==> flow/design.v <==
`timescale 1ns / 1ps
module Multiplier_25 (
    input  wire               clk,
    input  wire signed [24:0] a,
    input  wire signed [24:0] b,
    output wire signed [49:0] p
);
reg signed [24:0] a_r, b_r;
reg signed [49:0] p_1, p_2, p_3;
always @(posedge clk) begin
    a_r <= a;
    b_r <= b;
    p_1 <= a_r * b_r;
    p_2 <= p_1;
    p_3 <= p_2;
end
assign p = p_3;
endmodule
`timescale 1ns / 1ps
module Power_Spec_Cal(
           input wire clk,
           input wire rst,
           input wire dv,
           input wire [9:0] xk_index,
           input wire [24:0] fft_data_out_re,
           input wire [24:0] fft_data_out_im,
           output reg [49:0] Power_Spec,		 
           output reg data_valid,				 
           output reg dv_FFT					 
       );
reg signed [24:0] fftout_re_d;
reg signed [24:0] fftout_im_d;
wire signed [49:0] re_square;
wire signed [49:0] im_square;
reg [0:2] dv_reg;
always @(posedge clk or posedge rst)
begin : PipelineRegister_process
    if (rst == 1'b1) begin
        fftout_re_d <= 25'sb0;
        fftout_im_d <= 25'sb0;
    end
    else begin
        fftout_re_d <= fft_data_out_re;
        fftout_im_d <= fft_data_out_im;
    end
end
Multiplier_25 Multiplier_RE (
                  .clk(clk),  
                  .a(fftout_re_d),  
                  .b(fftout_re_d),  
                  .p(re_square)  
              );
Multiplier_25 Multiplier_IM (
                  .clk(clk),  
                  .a(fftout_im_d),  
                  .b(fftout_im_d),  
                  .p(im_square)  
              );
always @(posedge clk or posedge rst)
begin
    if(rst == 1)
        Power_Spec <= 0;
    else
        Power_Spec <= re_square + im_square;
end
always @(posedge clk or posedge rst)
begin
    if(rst == 1)
        data_valid <= 0;
    else
        data_valid <= dv_reg[1];
end
always @(posedge clk or posedge rst)
begin
    if(rst == 1)
    begin
        dv_reg[0] <= 0;
        dv_reg[1] <= 0;
        dv_reg[2] <= 0;
    end
    else
    begin
        dv_reg[0] <= (dv & xk_index[9]);	 
        dv_reg[1] <= dv_reg[0];
        dv_reg[2] <= dv_reg[1];
    end
end
always @(posedge clk or posedge rst)
begin
    if(rst == 1)
    begin
        dv_FFT <= 0;
    end
    else
    begin
        dv_FFT <= dv;
    end
end
endmodule
[From RTL to reports: Power_Spec_Cal]
Tool output for the design above, in the order of the flow.
Lines are those of the file above, counted from 1.
Cell names lack the library's common part.
A cell with n/a has no value.
Inputs
  top module: Power_Spec_Cal
  clock: clk
  library: sky130hd
  corner: tt_025C_1v80

[After elaboration]
Yosys after proc, flatten, opt, wreduce and memory -nomap, before mapping. Enables and synchronous resets that opt folds into registers are not counted as muxes. Memory bits, and registers merged into a memory's read port (data or address), are not among the register bits. Print and check cells are not counted. Equal cells are merged and count once.
Bit counts
  bits in registers: 455
  input port bits: 63
  cells after elaboration: 18
Cells by class
  add/subtract/negate cells: 1
  $mul: 2
  bitwise logic cells: 1
Operators by type and width (count)
  25-bit by 25-bit multiplier with 50-bit output: 2
  50-bit adder: 1
  1-bit AND: 1

[Depth]
Yosys ltp: most cells in a row. Word level: on the elaborated netlist, between registers, memories and ports. Mapped: between sequential cells and ports; inverters and the memories' decode and read muxes count.
Depth
  word-level depth: 1
  ABC_AREA: 0
  mapped depth: 28
  mapped depth without buffers: 27

[After synthesis]
Source: synth_stat.txt of the flow (Yosys; design flattened, memories mapped). It holds for the ABC_AREA given above (unset counts as 0); a run with the other value may have another netlist.
Mapped netlist
  standard cells after synthesis: 5013
  chip area (Yosys): 52487.8 um^2
  sequential area: 9489.1 um^2
  flip-flop cells: 448
  buffers: 124
Cells by type
  fa_1: count 1213, total area 2.43E+04 um^2
  dfxtp_1: count 344, total area 6.89E+03 um^2
  inv_1: count 1404, total area 5.27E+03 um^2
  ha_1: count 353, total area 4.42E+03 um^2
  dfrtp_1: count 104, total area 2.6E+03 um^2
  nand2_1: count 401, total area 1.51E+03 um^2
  and2_1: count 237, total area 1.48E+03 um^2
  xnor2_1: count 115, total area 1.01E+03 um^2
  a21o_1: count 88, total area 660.634 um^2
  a21oi_1: count 104, total area 520.499 um^2
  nor2_1: count 128, total area 480.461 um^2
  xor2_1: count 54, total area 472.954 um^2
  clkbuf_1: count 123, total area 461.693 um^2
  nor2b_1: count 46, total area 287.776 um^2
  o21ai_0: count 39, total area 195.187 um^2
  nand2b_1: count 23, total area 143.888 um^2
  o21ai_1: count 26, total area 130.125 um^2
  nand3_1: count 25, total area 125.12 um^2
Other cell types: 65; their cells: 186.
The figures by module come from a second, unflattened synthesis with its own total; it is not the netlist above.
Unflattened totals
  cell total of the unflattened synthesis: 5889
  area (unflattened synthesis): 59304.4 um^2
Each row is one instance without its submodules.
Modules
  Multiplier_25: instances 2, cells 2714, area 27050.9 um^2, sequential area 4003.8 um^2
  Power_Spec_Cal: instances 1, cells 461, area 5202.5 um^2, sequential area 2602.5 um^2

[Worst setup path after synthesis]
Source: OpenSTA report_checks on the synthesized netlist (no wires, ideal clock, input and output delay 20% of the period each), path of least setup slack; recovery checks are left aside. Register names are those of the netlist, which keeps one name where synthesis merged equal registers.
Timing post-synthesis
  path type: register -> register
  start: register Multiplier_IM.a_r[24]
  end: register Multiplier_IM.p_1[47]
  period: 8.0 ns
  setup time: 0.136 ns
  time at the first pin: 0.000 ns
  arrival: 6.941 ns
  required time: 7.864 ns
  setup slack: 0.923 ns
  path delay: 7.077 ns
  stages on the path: 26
  buffers on the path: 3
  period reached after synthesis: 7.077 ns
"path delay" is the arrival time less input delay plus setup time.
"stages on the path" counts driving pins, that of a launching flip-flop among them; a cell with two outputs on the path counts twice.
"period reached after synthesis" is the clock period less the worst setup slack; recovery checks do not enter. This is arithmetic on one report: input and output delays are still those of the set period (20% each).
Between the ends stands the longest chain of elaborated cells between them, by number of cells; it is not shown to be the way that was timed. Of several equally long chains one is given.
Each line given opens the expression or statement behind the cell; cells for indexed reads and writes are added by Yosys, which also makes memories of some case tables.
On the way, post-synthesis
  path through: dfxtp_1 -> clkbuf_1 -> clkbuf_1 -> nand2_1 -> inv_1 -> fa_1 -> fa_1 -> inv_1 -> fa_1 -> inv_1 -> fa_1 -> fa_1 -> fa_1 -> fa_1 -> ha_1 -> clkbuf_1 -> a21o_1 -> a21o_1 -> a21oi_1 -> nor2b_1 -> o21a_1 -> o21ai_1 -> nand2b_1 -> a21oi_1 -> o41ai_1 -> xor2_1
  cells in the longest elaborated chain: 1
  elaborated cells between the ends (all ways): 1
  RTL lines with such cells: 1
Ends and longest elaborated chain, post-synthesis
  start, declared: line 8  | reg signed [24:0] a_r, b_r;
  start, assigned: line 11  | a_r <= a;
  25-bit by 25-bit multiplier with 50-bit output: line 13  | p_1 <= a_r * b_r;
  end, assigned: line 13
  end, declared: line 9  | reg signed [49:0] p_1, p_2, p_3;

[Worst path after layout]
Path of least setup slack in the final report of stored run 1 (OpenROAD, finished layout, wires in). Where an end is a register, its clock arrival counts in the times.
Timing post-layout
  path type: register -> register
  start: register Multiplier_IM.a_r[12]
  end: register Multiplier_IM.p_1[47]
  period: 8.0 ns
  setup time: 0.13 ns
  time at the first pin: 0.64 ns
  arrival: 7.40 ns
  required time: 8.51 ns
  setup slack: 1.12 ns
  stages on the path: 28
  buffers on the path: 4
Between the ends stands the longest chain of elaborated cells between them, by number of cells; it is not shown to be the way that was timed. Of several equally long chains one is given.
On the way, post-layout
  path through: dfxtp_4 -> buf_12 -> buf_12 -> and2_4 -> fa_1 -> inv_1 -> fa_1 -> inv_1 -> fa_1 -> fa_1 -> fa_1 -> fa_1 -> inv_1 -> fa_1 -> inv_1 -> ha_4 -> a21o_1 -> a21oi_2 -> buf_4 -> o21bai_4 -> a21o_1 -> a21oi_4 -> buf_6 -> o21ai_4 -> a2111o_1 -> o21ai_4 -> o41ai_2 -> xor2_1
  cells in the longest elaborated chain: 1
  elaborated cells between the ends (all ways): 1
  RTL lines with such cells: 1
Ends and longest elaborated chain, post-layout
  start, declared: line 8  | reg signed [24:0] a_r, b_r;
  start, assigned: line 11  | a_r <= a;
  25-bit by 25-bit multiplier with 50-bit output: line 13  | p_1 <= a_r * b_r;
  end, assigned: line 13
  end, declared: line 9  | reg signed [49:0] p_1, p_2, p_3;

==> runs of Power_Spec_Cal <==
Measured results for Power_Spec_Cal: 3 stored runs of the Yosys and OpenROAD flow on sky130hd. The settings differ; the order carries no meaning. The constraints put input and output delay at 20% of the set period each and load the outputs with 0.01 pF.
"achieved clock period" means the clock period less the worst setup slack. The figure is calculated, with input and output delays left at 20% of the set period.
"worst setup path time" is the time allowed to the run's worst setup path (the clock period less input and output delay, where it has them) less its slack. Clock arrival times count: a late capture clock shortens it, a late launch clock lengthens it.
[stored run 1] settings: ABC_AREA=0, CELL_PAD_IN_SITES_DETAIL_PLACEMENT=1, CELL_PAD_IN_SITES_GLOBAL_PLACEMENT=2, CORE_ASPECT_RATIO=0.71, CORE_MARGIN=10, CTS_CLUSTER_DIAMETER=315, MAX_ROUTING_LAYER=met4, SETUP_SLACK_MARGIN=1.59, SLEW_MARGIN=25, period_ns=8.0, CAP_MARGIN=20, CORE_UTILIZATION=40
[stored run 1] result: chip area after synthesis (Yosys) 52487.8 um^2, die area 146321.0 um^2, standard-cell area of the final layout 63632.3 um^2, utilization 49.1 %, worst setup slack after layout 1.115 ns, worst hold slack 0.310 ns, achieved clock period 6.885 ns, worst setup path time 6.88 ns, worst setup path kind register -> register
[stored run 2] settings: CORE_UTILIZATION=40, PLACE_DENSITY=0.6, SETUP_SLACK_MARGIN=0.92, period_ns=7.69, CAP_MARGIN=20, CORE_MARGIN=2, SLEW_MARGIN=20
[stored run 2] result: chip area after synthesis (Yosys) 52487.8 um^2, die area 134132.0 um^2, standard-cell area of the final layout 62184.6 um^2, utilization 47.9 %, worst setup slack after layout 0.727 ns, worst hold slack 0.302 ns, achieved clock period 6.963 ns, worst setup path time 6.96 ns, worst setup path kind register -> register
[stored run 3] settings: ABC_AREA=0, CAP_MARGIN=5, CELL_PAD_IN_SITES_DETAIL_PLACEMENT=1, CELL_PAD_IN_SITES_GLOBAL_PLACEMENT=2, CORE_ASPECT_RATIO=0.71, CORE_MARGIN=10, CTS_CLUSTER_DIAMETER=315, GPL_TIMING_DRIVEN=0, MAX_ROUTING_LAYER=met5, SETUP_SLACK_MARGIN=1.59, SLEW_MARGIN=25, period_ns=8.0, CORE_UTILIZATION=40
[stored run 3] result: chip area after synthesis (Yosys) 52487.8 um^2, die area 146321.0 um^2, standard-cell area of the final layout 63438.3 um^2, utilization 48.9 %, worst setup slack after layout 0.814 ns, worst hold slack 0.318 ns, achieved clock period 7.186 ns, worst setup path time 7.19 ns, worst setup path kind register -> register
